==> flow/design.v <==
`timescale 1ns/1ns
module cpx_multiply #(parameter xi_bits = 12,
		                  parameter xq_bits = 12,
		                  parameter yi_bits = 12,
		                  parameter yq_bits = 12,
		                  parameter i_bits = 24,
		                  parameter q_bits = 24
		                  )
   (input clk,
    input                      rst,
    input                      m_axis_tready,
    input                      m_axis_tvalid,
    input signed [xi_bits-1:0] xi,
    input signed [xq_bits-1:0] xq,
    input signed [yi_bits-1:0] yi,
    input signed [yq_bits-1:0] yq,
    output reg                 s_axis_tready,
    output signed [i_bits-1:0] i,
    output signed [q_bits-1:0] q,
    output reg                 s_axis_tvalid
    );
   reg [2:0]                   pipeline;
   reg signed [(xi_bits + yi_bits)-1:0] 	   i_sub;
   reg signed [(xi_bits + yi_bits)-1:0]      i_sub_out;
   reg signed [(xq_bits + yq_bits)-1:0]      q_add;
   reg signed [(xq_bits + yq_bits)-1:0]      q_add_out;
   reg signed [(xi_bits + yi_bits)-1:0]      xu;
   reg signed [(xi_bits + yi_bits)-1:0]      xu_out;
   reg signed [(xq_bits + yq_bits)-1:0]      yv;
   reg signed [(xq_bits + yq_bits)-1:0]      yv_out;
   reg signed [(xi_bits + yq_bits)-1:0]      xv;
   reg signed [(xi_bits + yq_bits)-1:0]      xv_out;
   reg signed [(xq_bits + yi_bits)-1:0]      yu;
   reg signed [(xq_bits + yi_bits)-1:0]      yu_out;
   assign i = i_sub_out[(xi_bits+yi_bits)-1: (xi_bits+yi_bits-i_bits)];
   assign q = q_add_out[(xq_bits+yq_bits)-1: (xq_bits+yq_bits-q_bits)];
   always @(posedge clk) begin
      if (rst) begin
         xu <= 'd0;
         yv <= 'd0;
         xv <= 'd0;
         yu <= 'd0;
      end else if (m_axis_tvalid & s_axis_tready) begin
         xu <= xi * yi;
         yv <= xq * yq;
         xv <= xi * yq;
         yu <= xq * yi;
      end else begin
         xu <= xu;
         yv <= yv;
         xv <= xv;
         yu <= yu;
      end  
   end
   always @(posedge clk) begin
      if (rst) begin
         xu_out <= 'd0;
         yv_out <= 'd0;
         xv_out <= 'd0;
         yu_out <= 'd0;
         i_sub <= 'd0;
         i_sub_out <= 'd0;
         q_add <= 'd0;
         q_add_out <= 'd0;
      end else if(m_axis_tready) begin
         xu_out <= xu;
         yv_out <= yv;
         xv_out <= xv;
         yu_out <= yu;
         i_sub <= xu_out - yv_out;
         i_sub_out <= i_sub;
         q_add <= xv_out + yu_out;
         q_add_out <= q_add;
      end  
      else begin
         xu_out <= xu_out;
         yv_out <= yv_out;
         xv_out <= xv_out;
         yu_out <= yu_out;
         i_sub <= i_sub;
         i_sub_out <= i_sub_out;
         q_add <= q_add;
         q_add_out <= q_add_out;
      end  
   end  
   always @(posedge clk) begin
      if (rst) begin
         pipeline <= 3'b0;
         s_axis_tvalid <= 1'b0;
      end else begin
         if(m_axis_tvalid & s_axis_tready) begin
            pipeline <= (pipeline << 1) | {2'b00, m_axis_tready};
         end else if (m_axis_tready) begin
            pipeline <= (pipeline << 1);
         end
         s_axis_tvalid <= pipeline[2];
      end
   end  
   always @(posedge clk) begin
      if (rst) begin
         s_axis_tready <= 1'b0;
      end else begin
         s_axis_tready <= m_axis_tready | ~pipeline[0];
      end
   end
endmodule  
`timescale 1ns/1ns
module dot_prod_pip #(parameter xi_bits = 12,
                      parameter xq_bits = 12,
                      parameter yi_bits = 12,
                      parameter yq_bits = 12,
                      parameter i_bits = 24,
                      parameter q_bits = 24,
                      parameter dot_length = 5,
                      parameter dot_length_counter_bits = 3,
                      parameter sum_i_bits = 24,
                      parameter sum_q_bits = 24
                      )
   (input clk,
    input                          rst,
    input                          m_axis_product_tready,
    input                          m_axis_x_tvalid,
    input [xi_bits - 1:0]          xi,
    input [xq_bits - 1:0]          xq,
    input                          m_axis_y_tvalid,
    input [yi_bits - 1:0]          yi,
    input [yq_bits - 1:0]          yq,
    output reg                     s_axis_product_tvalid,
    output reg signed [i_bits-1:0] i,
    output reg signed [q_bits-1:0] q
    );
   wire                            cpx_m_axis_tvalid;
   wire signed [xi_bits + yi_bits -1:0] mult_out_i;
   wire signed [xq_bits + yq_bits -1:0] mult_out_q;
   wire signed [sum_i_bits - 1:0]       mult_out_i_extended;
   wire signed [sum_q_bits - 1:0]       mult_out_q_extended;
   reg signed [sum_i_bits - 1:0]        sum_i;
   reg signed [sum_q_bits - 1:0]        sum_q;
   reg [dot_length_counter_bits:0]      dot_length_counter;
   wire [31:0]                          dot_length_counter_extended;
   wire                                 s_axis_cpx_tvalid;
   wire                                 s_axis_cpx_tready;
   assign cpx_m_axis_tvalid = m_axis_x_tvalid & m_axis_y_tvalid;
   assign mult_out_i_extended = { {(sum_i_bits - (xi_bits + yi_bits)){mult_out_i[xi_bits + yi_bits - 1]}}, mult_out_i};
   assign mult_out_q_extended = { {(sum_q_bits - (xq_bits + yq_bits)){mult_out_q[xq_bits + yq_bits - 1]}}, mult_out_q};
   assign dot_length_counter_extended = { {(31 - dot_length_counter_bits){dot_length_counter[dot_length_counter_bits]}}, dot_length_counter};
   cpx_multiply #(.xi_bits(xi_bits),
                  .xq_bits(xq_bits),
                  .yi_bits(yi_bits),
                  .yq_bits(yq_bits),
                  .i_bits(xi_bits + yi_bits),
                  .q_bits(xq_bits + yq_bits)) cpx_multiply_dot_pip(.clk(clk),
                                                                   .rst(rst),
                                                                   .m_axis_tready(m_axis_product_tready),
                                                                   .m_axis_tvalid(cpx_m_axis_tvalid),
                                                                   .xi(xi),
                                                                   .xq(xq),
                                                                   .yi(yi),
                                                                   .yq(yq),
                                                                   .i(mult_out_i),
                                                                   .q(mult_out_q),
                                                                   .s_axis_tready(s_axis_cpx_tready),
                                                                   .s_axis_tvalid(s_axis_cpx_tvalid));
   always @(posedge clk) begin
      if (rst) begin
         dot_length_counter <= -'d1;
         sum_i <= 'd0;
         sum_q <= 'd0;
      end
      else if (s_axis_cpx_tvalid && m_axis_product_tready) begin
         if (dot_length_counter_extended < (dot_length - 1)) begin
            dot_length_counter <= dot_length_counter + 1'b1;
            sum_i <= sum_i + mult_out_i_extended;
            sum_q <= sum_q + mult_out_q_extended;
         end
         else begin
            dot_length_counter <= 'd0;
            sum_i <= mult_out_i_extended;
            sum_q <= mult_out_q_extended;
         end  
      end  
      else if (m_axis_product_tready) begin
         if(dot_length_counter_extended == (dot_length - 1)) begin
            dot_length_counter <= 'd0;
            sum_i <= 'd0;
            sum_q <= 'd0;
         end
      end
   end  
   always @(posedge clk) begin
      if (rst) begin
         s_axis_product_tvalid <= 1'b0;
         i <= 'd0;
         q <= 'd0;
      end
      else if(dot_length_counter_extended == (dot_length - 1)) begin
         s_axis_product_tvalid <= 1'b1;
         i <= sum_i[sum_i_bits - 1:(sum_i_bits - i_bits)];
         q <= sum_q[sum_q_bits - 1:(sum_q_bits - q_bits)];
      end
      else begin
         s_axis_product_tvalid <= 1'b0;
         i <= i;
         q <= q;
      end
   end
endmodule  
`timescale 1ns/1ns
module arg_max #(parameter buffer_length = 10,
                 parameter index_bits = 4,
                 parameter out_max_bits = 4,
                 parameter i_bits = 12,
                 parameter q_bits = 12
                 )
   (input clk,
    input                           rst,
    input                           m_axis_tvalid,
    input signed [i_bits - 1:0]     xi,
    input signed [q_bits - 1:0]     xq,
    output reg                      s_axis_tready,
    input                           m_axis_tready,
    output reg [out_max_bits - 1:0] out_max,
    output reg [index_bits-1:0]     index,
    output reg                      s_axis_tvalid
    );
   reg signed [index_bits:0]        icounter;
   wire signed [31:0]               icounter_extended;
   reg [i_bits + i_bits - 2:0]      i_square;
   reg [q_bits + q_bits - 2:0]      q_square;
   reg [out_max_bits - 1:0]         argsum;
   reg                              sq_stage_valid;
   reg                              sum_stage_valid;
   reg                              cmp_stage_valid;
   wire                             result_collected;
   reg                              result_collected_buff;
   wire                             result_collected_cond;
   assign icounter_extended = { {(31 - index_bits){icounter[index_bits]}}, icounter};
   assign result_collected = s_axis_tvalid & m_axis_tready;
   assign result_collected_cond = result_collected | result_collected_buff;
   always @(posedge clk) begin
      if (rst) begin
         s_axis_tready <= 1'b0;
      end
      else if (icounter_extended < buffer_length) begin
         s_axis_tready <= 1'b1;
      end
      else if ((icounter_extended == buffer_length) | result_collected_cond) begin
         s_axis_tready <= 1'b1;
      end
      else begin
         s_axis_tready <= 1'b0;
      end
   end
   always @(posedge clk) begin
      if (rst) begin
         i_square <= 'd0;
         q_square <= 'd0;
         sq_stage_valid <= 1'b0;
      end
      else if (m_axis_tvalid & (s_axis_tready)) begin
         i_square <= xi * xi;
         q_square <= xq * xq;
         sq_stage_valid <= 1'b1;
      end else begin
         i_square <= i_square;
         q_square <= q_square;
         sq_stage_valid <= 1'b0;
      end
   end
   always @(posedge clk) begin
      if (rst) begin
         argsum <= 'd0;
         sum_stage_valid <= 1'b0;
      end
      else if (sq_stage_valid) begin
         argsum <= i_square + q_square;
         sum_stage_valid <= 1'b1;
      end
      else if ((icounter_extended == buffer_length -1) && !sq_stage_valid) begin
         argsum <= 'd0;
         sum_stage_valid <= 1'b0;
      end
      else begin
         argsum <= argsum;
         sum_stage_valid <= 1'b0;
      end
   end
   always @(posedge clk) begin
      if (rst) begin
         index <= 'd0;
         out_max <= 'd0;
         cmp_stage_valid <= 1'b0;
      end
      else if ((icounter_extended == 'd0) && !sum_stage_valid && result_collected_cond) begin
         index <= 'd0;
         out_max <= argsum;
         cmp_stage_valid <= 1'b0;
      end
      else if ((argsum > out_max) && sum_stage_valid) begin
         index <= icounter[index_bits - 1:0];
         out_max <= argsum;
         cmp_stage_valid <= 1'b1;
      end
      else if (sum_stage_valid) begin
         index <= index;
         out_max <= out_max;
         cmp_stage_valid <= 1'b1;
      end
      else begin
         index <= index;
         out_max <= out_max;
         cmp_stage_valid <= 1'b0;
      end
   end  
   always @(posedge clk) begin
      if (rst) begin
         icounter <= 'd0;
      end
      else if (icounter_extended < (buffer_length - 1)) begin
         if (sum_stage_valid) begin
            icounter <= icounter + 1'b1;
         end else begin
            icounter <= icounter;
         end
      end
      else if (icounter_extended == (buffer_length - 1)) begin
         icounter <= 'd0;
      end else begin
         icounter <= icounter;
      end
   end  
   always @(posedge clk) begin
      if (rst) begin
         result_collected_buff <= 1'b0;
         s_axis_tvalid <= 1'b0;
      end
      else begin
         result_collected_buff <= result_collected;
         if (result_collected_cond) begin
            s_axis_tvalid <= 1'b0;
         end
         else if (icounter_extended == (buffer_length - 1)) begin
            s_axis_tvalid <= 1'b1;
         end
         else begin
            s_axis_tvalid <= s_axis_tvalid;
         end
      end
   end
endmodule  
`timescale 1ns/1ns
module x_corr #(parameter xi_bits = 12,
                parameter xq_bits = 12,
                parameter yi_bits = 12,
                parameter yq_bits = 12,
                parameter i_bits = 31,
                parameter q_bits = 31,
                parameter length = 102,
                parameter length_counter_bits = 7,
                parameter out_max_bits = 62
                )
   (input clk,
    input                              rst,
    output                             s_axis_tready,
    input [xi_bits - 1:0]              xi,
    input [xq_bits - 1:0]              xq,
    input [yi_bits - 1:0]              yi,
    input [yq_bits - 1:0]              yq,
    input                              m_axis_tvalid,
    input                              m_axis_tready,
    output [out_max_bits - 1:0]        out_max,
    output [length_counter_bits - 1:0] index,
    output                             s_axis_tvalid
    );
   wire                                s_axis_product_tvalid;
   wire                                m_axis_x_tvalid;
   wire                                m_axis_y_tvalid;
   wire                                m_axis_product_tready;
   wire signed [31 - 1:0] i;
   wire signed [31 - 1:0] q;
   assign m_axis_x_tvalid = m_axis_tvalid;
   assign m_axis_y_tvalid = m_axis_tvalid;
   assign m_axis_product_tready = s_axis_tready;
   dot_prod_pip #(.xi_bits(12),
                  .xq_bits(12),
                  .yi_bits(12),
                  .yq_bits(12),
                  .i_bits(31),
                  .q_bits(31),
                  .dot_length(100),
                  .dot_length_counter_bits(7),
                  .sum_i_bits(31),
                  .sum_q_bits(31)
                  ) dp_x_corr (.clk(clk),
                               .rst(rst),
                               .m_axis_product_tready(m_axis_product_tready),
                               .m_axis_x_tvalid(m_axis_x_tvalid),
                               .xi(xi),
                               .xq(xq),
                               .m_axis_y_tvalid(m_axis_y_tvalid),
                               .yi(yi),
                               .yq(yq),
                               .s_axis_product_tvalid(s_axis_product_tvalid),
                               .i(i),
                               .q(q)
                               );
                                  arg_max #(.buffer_length(length),
                                            .index_bits(length_counter_bits),
                                            .out_max_bits(out_max_bits),
                                            .i_bits(31),
                                            .q_bits(31)) arg_max_xc(.clk(clk),
                                                                    .rst(rst),
                                                                    .m_axis_tvalid(s_axis_product_tvalid),
                                                                    .xi(i),
                                                                    .xq(q),
                                                                    .s_axis_tready(s_axis_tready),
                                                                    .m_axis_tready(m_axis_tready),
                                                                    .out_max(out_max),
                                                                    .index(index),
                                                                    .s_axis_tvalid(s_axis_tvalid)
                                                                    );
endmodule  
# --- Reports on x_corr ---
# Each step is given for the RTL above and for the edited RTL.
# Lines under "orig" count in the file above, lines under "edited" in the edited file.
# "change": "edited" minus "orig" as printed here. "change_rel_pct": 100 x difference / "orig".
# Cell names lack the library's common part.
setup:
  design: "x_corr"
  clock: "clk"
  lib: "sky130hd"
  pvt_corner: "tt_025C_1v80"

# --- The edit ---
# Unified diff, file above to edited file.
# A script made this edit. It changes what the design does and was not meant as an optimisation.
# begin of diff
@@ -145,4 +145,7 @@
    assign mult_out_q_extended = { {(sum_q_bits - (xq_bits + yq_bits)){mult_out_q[xq_bits + yq_bits - 1]}}, mult_out_q};
    assign dot_length_counter_extended = { {(31 - dot_length_counter_bits){dot_length_counter[dot_length_counter_bits]}}, dot_length_counter};
+   wire s_axis_cpx_tready_a, s_axis_cpx_tready_b;
+   wire s_axis_cpx_tvalid_a, s_axis_cpx_tvalid_b;
+   wire signed [xq_bits + yq_bits -1:0] mult_out_q_a, mult_out_q_b;
    cpx_multiply #(.xi_bits(xi_bits),
                   .xq_bits(xq_bits),
@@ -159,7 +162,14 @@
                                                                    .yq(yq),
                                                                    .i(mult_out_i),
-                                                                   .q(mult_out_q),
-                                                                   .s_axis_tready(s_axis_cpx_tready),
-                                                                   .s_axis_tvalid(s_axis_cpx_tvalid));
+                                                                   .q(mult_out_q_a),
+                                                                   .s_axis_tready(s_axis_cpx_tready_a),
+                                                                   .s_axis_tvalid(s_axis_cpx_tvalid_a));
+   cpx_multiply #(.xi_bits(xi_bits), .xq_bits(xq_bits), .yi_bits(yi_bits), .yq_bits(yq_bits), .i_bits(xi_bits + yi_bits), .q_bits(xq_bits + yq_bits)) cpx_multiply_dot_pip_2 (
+       .clk(clk), .rst(rst), .m_axis_tready(m_axis_product_tready), .m_axis_tvalid(cpx_m_axis_tvalid),
+       .xi(xi), .xq(~xq), .yi(yi), .yq(yq), .q(mult_out_q_b), .s_axis_tready(s_axis_cpx_tready_b),
+       .s_axis_tvalid(s_axis_cpx_tvalid_b));
+   assign s_axis_cpx_tready = s_axis_cpx_tready_a ^ s_axis_cpx_tready_b;
+   assign s_axis_cpx_tvalid = s_axis_cpx_tvalid_a ^ s_axis_cpx_tvalid_b;
+   assign mult_out_q = mult_out_q_a ^ mult_out_q_b;
    always @(posedge clk) begin
       if (rst) begin
# end of diff

# --- Word level ---
# Counts by Yosys on the flattened word-level netlist (proc, flatten, opt, wreduce; memories kept). Register bits leave out memories and registers merged into their read ports (data or address). Print and check cells are left out. Cells with the same type and inputs are merged into one.
word_totals:
  columns: ["item", "orig", "edited", "change", "change_rel_pct"]
  rows:
  - ["ff_bits", 692, 841, 149, 21.53]
  - ["out_inout_bits", 71, 71, 0, 0.00]
  - ["word_cells", 103, 124, 21, 20.39]
op_classes:
  columns: ["item", "orig", "edited", "change", "change_rel_pct"]
  rows:
  - ["addsub", 7, 8, 1, 14.29]
  - ["multipliers", 6, 7, 1, 16.67]
  - ["cmp", 4, 4, 0, 0.00]
  - ["equal", 4, 4, 0, 0.00]
  - ["mux", 24, 26, 2, 8.33]
  - ["n_logic", 8, 15, 7, 87.50]
  - ["reduce_logical", 18, 19, 1, 5.56]
op_table:
  columns: ["operator", "orig", "edited", "change", "change_rel_pct"]
  rows:
  - ["3-bit 2-to-1 mux", 2, 4, 2, 100.00]
  - ["2-bit nonzero test", 6, 7, 1, 16.67]
  - ["12-bit by 12-bit multiplier with 24-bit output", 4, 5, 1, 25.00]
  - ["1-bit AND", 3, 4, 1, 33.33]
  - ["1-bit bitwise OR", 3, 4, 1, 33.33]
  - ["24-bit adder", 1, 2, 1, 100.00]
  - ["1-bit NOT", 1, 2, 1, 100.00]
  - ["3-bit by 1-bit bitwise OR with 3-bit output", 1, 2, 1, 100.00]
  - ["12-bit NOT", 0, 1, 1, null]
  - ["1-bit bitwise XOR", 0, 1, 1, null]
  - ["24-bit bitwise XOR", 0, 1, 1, null]
  - ["8-bit 2-to-1 mux", 7, 7, 0, 0.00]
  - ["31-bit 2-to-1 mux", 6, 6, 0, 0.00]
  - ["1-bit logical AND", 5, 5, 0, 0.00]
  - ["1-bit 2-to-1 mux", 5, 5, 0, 0.00]
  - ["62-bit 2-to-1 mux", 4, 4, 0, 0.00]
  - ["31-bit by 24-bit adder with 31-bit output", 2, 2, 0, 0.00]
  - ["8-bit by 1-bit adder with 8-bit output (second input constant)", 2, 2, 0, 0.00]
  - ["8-bit equality test (second input constant)", 2, 2, 0, 0.00]
  - ["1-bit zero test", 2, 2, 0, 0.00]
  - ["8-bit less-than comparator (second input constant)", 2, 2, 0, 0.00]
  - ["31-bit by 31-bit multiplier with 61-bit output", 2, 2, 0, 0.00]
  - ["2-bit AND reduction", 2, 2, 0, 0.00]
  - ["2-bit OR reduction", 2, 2, 0, 0.00]
  - ["61-bit by 61-bit adder with 62-bit output", 1, 1, 0, 0.00]
  - ["32-bit by 7-bit equality test with 1-bit output (second input constant)", 1, 1, 0, 0.00]
  - ["62-bit greater-than comparator", 1, 1, 0, 0.00]
  - ["32-bit zero test", 1, 1, 0, 0.00]
# Not every row of either side is listed.

# --- Logic depth ---
# Depth = most cells in a row (Yosys ltp): at word level without a register or memory, in the mapped netlist without a sequential cell, where the memories' decode and read muxes count.
logic_depth:
  columns: ["item", "orig", "edited", "change", "change_rel_pct"]
  rows:
  - ["ltp_word", 5, 5, 0, 0.00]
  - ["ABC_AREA", "0", "0", null, null]
  - ["depth_mapped", 33, 33, 0, 0.00]
  - ["ltp_nobuf", 30, 30, 0, 0.00]

# --- Netlist ---
# Source: synth_stat.txt of the flow (Yosys; design flattened, memories mapped). It holds for the ABC_AREA given above (unset counts as 0); a run with the other value may have another netlist.
types:
  columns: ["type", "orig", "edited", "change", "change_rel_pct"]
  rows:
  - ["inv_1", 2922, 3102, 180, 6.16]
  - ["dfxtp_1", 690, 839, 149, 21.59]
  - ["fa_1", 2420, 2563, 143, 5.91]
  - ["nand2_1", 1529, 1662, 133, 8.70]
  - ["a21oi_1", 556, 656, 100, 17.99]
  - ["clkbuf_1", 502, 587, 85, 16.93]
  - ["nand2b_1", 89, 173, 84, 94.38]
  - ["ha_1", 821, 900, 79, 9.62]
  - ["nor2b_1", 61, 130, 69, 113.11]
  - ["o211ai_1", 23, 88, 65, 282.61]
  - ["o41ai_1", 5, 66, 61, 1220.00]
  - ["nor2_1", 739, 799, 60, 8.12]
  - ["o21ai_1", 10, 61, 51, 510.00]
  - ["xnor2_1", 254, 300, 46, 18.11]
  - ["xor2_1", 119, 152, 33, 27.73]
  - ["buf_1", 22, 47, 25, 113.64]
  - ["mux2i_1", 245, 269, 24, 9.80]
  - ["a21o_1", 172, 196, 24, 13.95]
# Not every row of either side is listed.
mapped:
  columns: ["item", "orig", "edited", "change", "change_rel_pct"]
  rows:
  - ["cells", 12822, 14252, 1430, 11.15]
  - ["yosys_area_um2", 115803.6, 128376.9, 12573.3, 10.86]
  - ["sequential_area_um2", 13813.2, 16796.1, 2982.9, 21.59]
  - ["ffs", 690, 839, 149, 21.59]
# The figures by module come from a second, unflattened synthesis with its own total; it is not the netlist above.
unflattened:
  columns: ["item", "orig", "edited", "change", "change_rel_pct"]
  rows:
  - ["hier_cells", 13057, 16840, 3783, 28.97]
  - ["hier_area_um2", 117006.0, 151022.3, 34016.3, 29.07]
# Rows give one instance, submodules left out.
by_module_orig:
  columns: ["module", "n_inst", "cells", "area_um2", "mod_seq_area_um2"]
  rows:
  - ["arg_max", 1, 8157, 74744.2, 5285.1]
  - ["cpx_multiply", 1, 3869, 34090.2, 5865.6]
  - ["dot_prod_pip", 1, 1031, 8171.6, 2662.6]
  - ["x_corr", 1, 0, 0.0, 0.0]
by_module_edited:
  columns: ["module", "n_inst", "cells", "area_um2", "mod_seq_area_um2"]
  rows:
  - ["arg_max", 1, 8011, 74383.8, 5285.1]
  - ["cpx_multiply", 2, 3869, 34090.2, 5865.6]
  - ["dot_prod_pip", 1, 1091, 8458.1, 2662.6]
  - ["x_corr", 1, 0, 0.0, 0.0]

# --- Timing after synthesis ---
# OpenSTA on the mapped netlist: ideal clock, no wires. The path of least setup slack (recovery checks aside). Input and output delay are each 20% of the period. Register names are those of the netlist, which keeps one name where synthesis merged equal registers.
synth_path:
  columns: ["item", "orig", "edited", "change", "change_rel_pct"]
  rows:
  - ["path_type", "register to register", "register to register", null, null]
  - ["startpoint", "reg dp_x_corr.q[30]", "reg dp_x_corr.q[30]", null, null]
  - ["endpoint", "reg arg_max_xc.q_square[60]", "reg arg_max_xc.q_square[59]", null, null]
  - ["tclk_ns", 10.0, 10.0, 0.0, 0.00]
  - ["setup_time_ns", 0.103, 0.079, -0.024, null]
  - ["launch_ns", 0.000, 0.000, 0.000, null]
  - ["arrival_time_ns", 8.334, 8.549, 0.215, 2.58]
  - ["t_required_ns", 9.897, 9.921, 0.024, 0.24]
  - ["path_slack_ns", 1.562, 1.372, -0.190, null]
  - ["delay_ns", 8.437, 8.628, 0.191, 2.26]
  - ["stages", 32, 31, -1, -3.12]
  - ["path_buffers", 3, 3, 0, 0.00]
  - ["synth_period_reached_ns", 8.438, 8.628, 0.190, 2.25]
# "delay_ns" = arrival - input delay + setup time.
# "stages" counts driving pins, that of a launching flip-flop among them; a cell with two outputs on the path counts twice.
# "synth_period_reached_ns" is the clock period less the worst setup slack; recovery checks do not enter. This is arithmetic on one report: input and output delays are still those of the set period (20% each).
# The rows between start and end are the longest chain of elaborated cells between them; the timing report does not say that the signal goes this way. Where chains are equally long, one stands for them.
# Each line given opens the expression or statement behind the cell; cells for indexed reads and writes are added by Yosys, which also makes memories of some case tables.
# A register here has more assigning lines than the two given.
synth_via_orig:
  cell_sequence: "dfxtp_1 > clkbuf_1 > clkinv_1 > clkbuf_1 > nor2_1 > fa_1 > inv_1 > fa_1 > inv_1 > fa_1 > inv_1 > fa_1 > inv_1 > fa_1 > fa_1 > inv_1 > fa_1 > fa_1 > inv_1 > ha_1 > clkbuf_1 > a21oi_1 > o21ai_0 > or2_2 > o22ai_1 > nor2_1 > a22oi_2 > nand2_2 > o41ai_4 > o311a_2 > nor2_1 > a2111oi_2"
  elab_chain_cells: 1
  cone_cells: 1
  lines_between: 1
synth_lines_orig:
  columns: ["item", "line", "text"]
  rows:
  - ["start: declaration", 130, "output reg signed [q_bits-1:0] q"]
  - ["start: assignment", 199, "q <= sum_q[sum_q_bits - 1:(sum_q_bits - q_bits)];"]
  - ["start: assignment", 204, "q <= q;"]
  - ["31-bit by 31-bit multiplier with 61-bit output", 262, "q_square <= xq * xq;"]
  - ["end: assignment", 262, null]
  - ["end: assignment", 266, "q_square <= q_square;"]
  - ["end: declaration", 229, "reg [q_bits + q_bits - 2:0]      q_square;"]
synth_via_edited:
  cell_sequence: "dfxtp_1 > inv_1 > clkbuf_1 > buf_1 > nor2_1 > fa_1 > inv_1 > fa_1 > inv_1 > fa_1 > inv_1 > fa_1 > inv_1 > fa_1 > fa_1 > inv_1 > fa_1 > fa_1 > inv_1 > ha_1 > clkbuf_1 > a21o_1 > a21o_1 > a221oi_1 > o21ai_0 > a22o_2 > a311oi_4 > o2bb2ai_2 > nor2_2 > or4_1 > o211ai_1"
  elab_chain_cells: 1
  cone_cells: 1
  lines_between: 1
synth_lines_edited:
  columns: ["item", "line", "text"]
  rows:
  - ["start: declaration", 130, "output reg signed [q_bits-1:0] q"]
  - ["start: assignment", 209, "q <= sum_q[sum_q_bits - 1:(sum_q_bits - q_bits)];"]
  - ["start: assignment", 214, "q <= q;"]
  - ["31-bit by 31-bit multiplier with 61-bit output", 272, "q_square <= xq * xq;"]
  - ["end: assignment", 272, null]
  - ["end: assignment", 276, "q_square <= q_square;"]
  - ["end: declaration", 239, "reg [q_bits + q_bits - 2:0]      q_square;"]

# --- Worst path after layout ---
# From the final timing report of each run of pair A: the path of least setup slack in the routed layout; clock arrival at registers is part of the times.
layout_path:
  columns: ["item", "orig", "edited", "change", "change_rel_pct"]
  rows:
  - ["path_type", "register to register", "register to register", null, null]
  - ["startpoint", "reg dp_x_corr.q[4]", "reg dp_x_corr.q[30]", null, null]
  - ["endpoint", "reg arg_max_xc.q_square[60]", "reg arg_max_xc.q_square[59]", null, null]
  - ["tclk_ns", 10.0, 10.0, 0.0, 0.00]
  - ["setup_time_ns", 0.10, 0.08, -0.02, null]
  - ["launch_ns", 0.70, 0.75, 0.05, 7.14]
  - ["arrival_time_ns", 9.52, 9.59, 0.07, 0.74]
  - ["t_required_ns", 10.59, 10.65, 0.06, 0.57]
  - ["path_slack_ns", 1.07, 1.06, -0.01, null]
  - ["stages", 28, 27, -1, -3.57]
  - ["path_buffers", 0, 1, 1, null]
# The rows between start and end are the longest chain of elaborated cells between them; the timing report does not say that the signal goes this way. Where chains are equally long, one stands for them.
# A register here has more assigning lines than the two given.
layout_via_orig:
  cell_sequence: "dfxtp_1 > clkinv_1 > nor2_1 > fa_1 > inv_1 > fa_1 > inv_1 > fa_1 > inv_1 > fa_1 > inv_1 > fa_1 > fa_1 > inv_1 > fa_1 > fa_1 > inv_1 > ha_1 > a21oi_1 > nand2b_1 > o31a_1 > or3_1 > a22oi_2 > nand2_2 > o41ai_4 > o311a_2 > nor2_1 > a2111oi_2"
  elab_chain_cells: 1
  cone_cells: 1
  lines_between: 1
layout_lines_orig:
  columns: ["item", "line", "text"]
  rows:
  - ["start: declaration", 130, "output reg signed [q_bits-1:0] q"]
  - ["start: assignment", 199, "q <= sum_q[sum_q_bits - 1:(sum_q_bits - q_bits)];"]
  - ["start: assignment", 204, "q <= q;"]
  - ["31-bit by 31-bit multiplier with 61-bit output", 262, "q_square <= xq * xq;"]
  - ["end: assignment", 262, null]
  - ["end: assignment", 266, "q_square <= q_square;"]
  - ["end: declaration", 229, "reg [q_bits + q_bits - 2:0]      q_square;"]
layout_via_edited:
  cell_sequence: "dfxtp_1 > buf_4 > nand2_1 > inv_1 > fa_1 > fa_1 > ha_1 > inv_1 > fa_1 > inv_1 > fa_1 > fa_1 > inv_1 > fa_1 > fa_1 > inv_1 > ha_1 > a21o_1 > a21o_1 > a221oi_1 > o21ai_0 > a22o_2 > a311oi_4 > o2bb2ai_2 > nor2_2 > or4_1 > o211ai_1"
  elab_chain_cells: 1
  cone_cells: 1
  lines_between: 1
layout_lines_edited:
  columns: ["item", "line", "text"]
  rows:
  - ["start: declaration", 130, "output reg signed [q_bits-1:0] q"]
  - ["start: assignment", 209, "q <= sum_q[sum_q_bits - 1:(sum_q_bits - q_bits)];"]
  - ["start: assignment", 214, "q <= q;"]
  - ["31-bit by 31-bit multiplier with 61-bit output", 272, "q_square <= xq * xq;"]
  - ["end: assignment", 272, null]
  - ["end: assignment", 276, "q_square <= q_square;"]
  - ["end: declaration", 239, "reg [q_bits + q_bits - 2:0]      q_square;"]

# --- Layout results ---
# Runs of the flow (Yosys, OpenROAD) on both versions; the two runs of a pair have the same settings. The constraints put input and output delay at 20% of the set period each and load the outputs with 0.01 pF.
flow_settings_pair_A:
  CORE_UTILIZATION: 40
  period_ns: 10.0
  CAP_MARGIN: 20
  CORE_MARGIN: 2
  SLEW_MARGIN: 20
results_pair_A:
  columns: ["item", "orig", "edited", "change", "change_rel_pct"]
  rows:
  - ["synth_chip_area_um2", 115803.6, 128376.9, 12573.3, 10.86]
  - ["design_die_area_um2", 293829.0, 325487.0, 31658.0, 10.77]
  - ["layout_stdcell_area_um2", 123984.0, 137335.0, 13351.0, 10.77]
  - ["post_route_util_frac", 0.43, 0.429, -0.001, null]
  - ["ws_setup_ns", 1.075, 1.056, -0.019, null]
  - ["final_setup_tns_ns", 0.000, 0.000, 0.000, null]
  - ["ws_hold_ns", 0.418, 0.416, -0.002, null]
  - ["totalPower_mw", 15.277, 18.698, 3.421, 22.39]
  - ["achieved_clock_period_ns", 8.925, 8.944, 0.019, 0.21]
# "achieved_clock_period_ns" means the clock period less the worst setup slack. The figure is calculated, with input and output delays left at 20% of the set period.
# "totalPower_mw" is the tool's figure for a default switching activity; nothing was simulated.
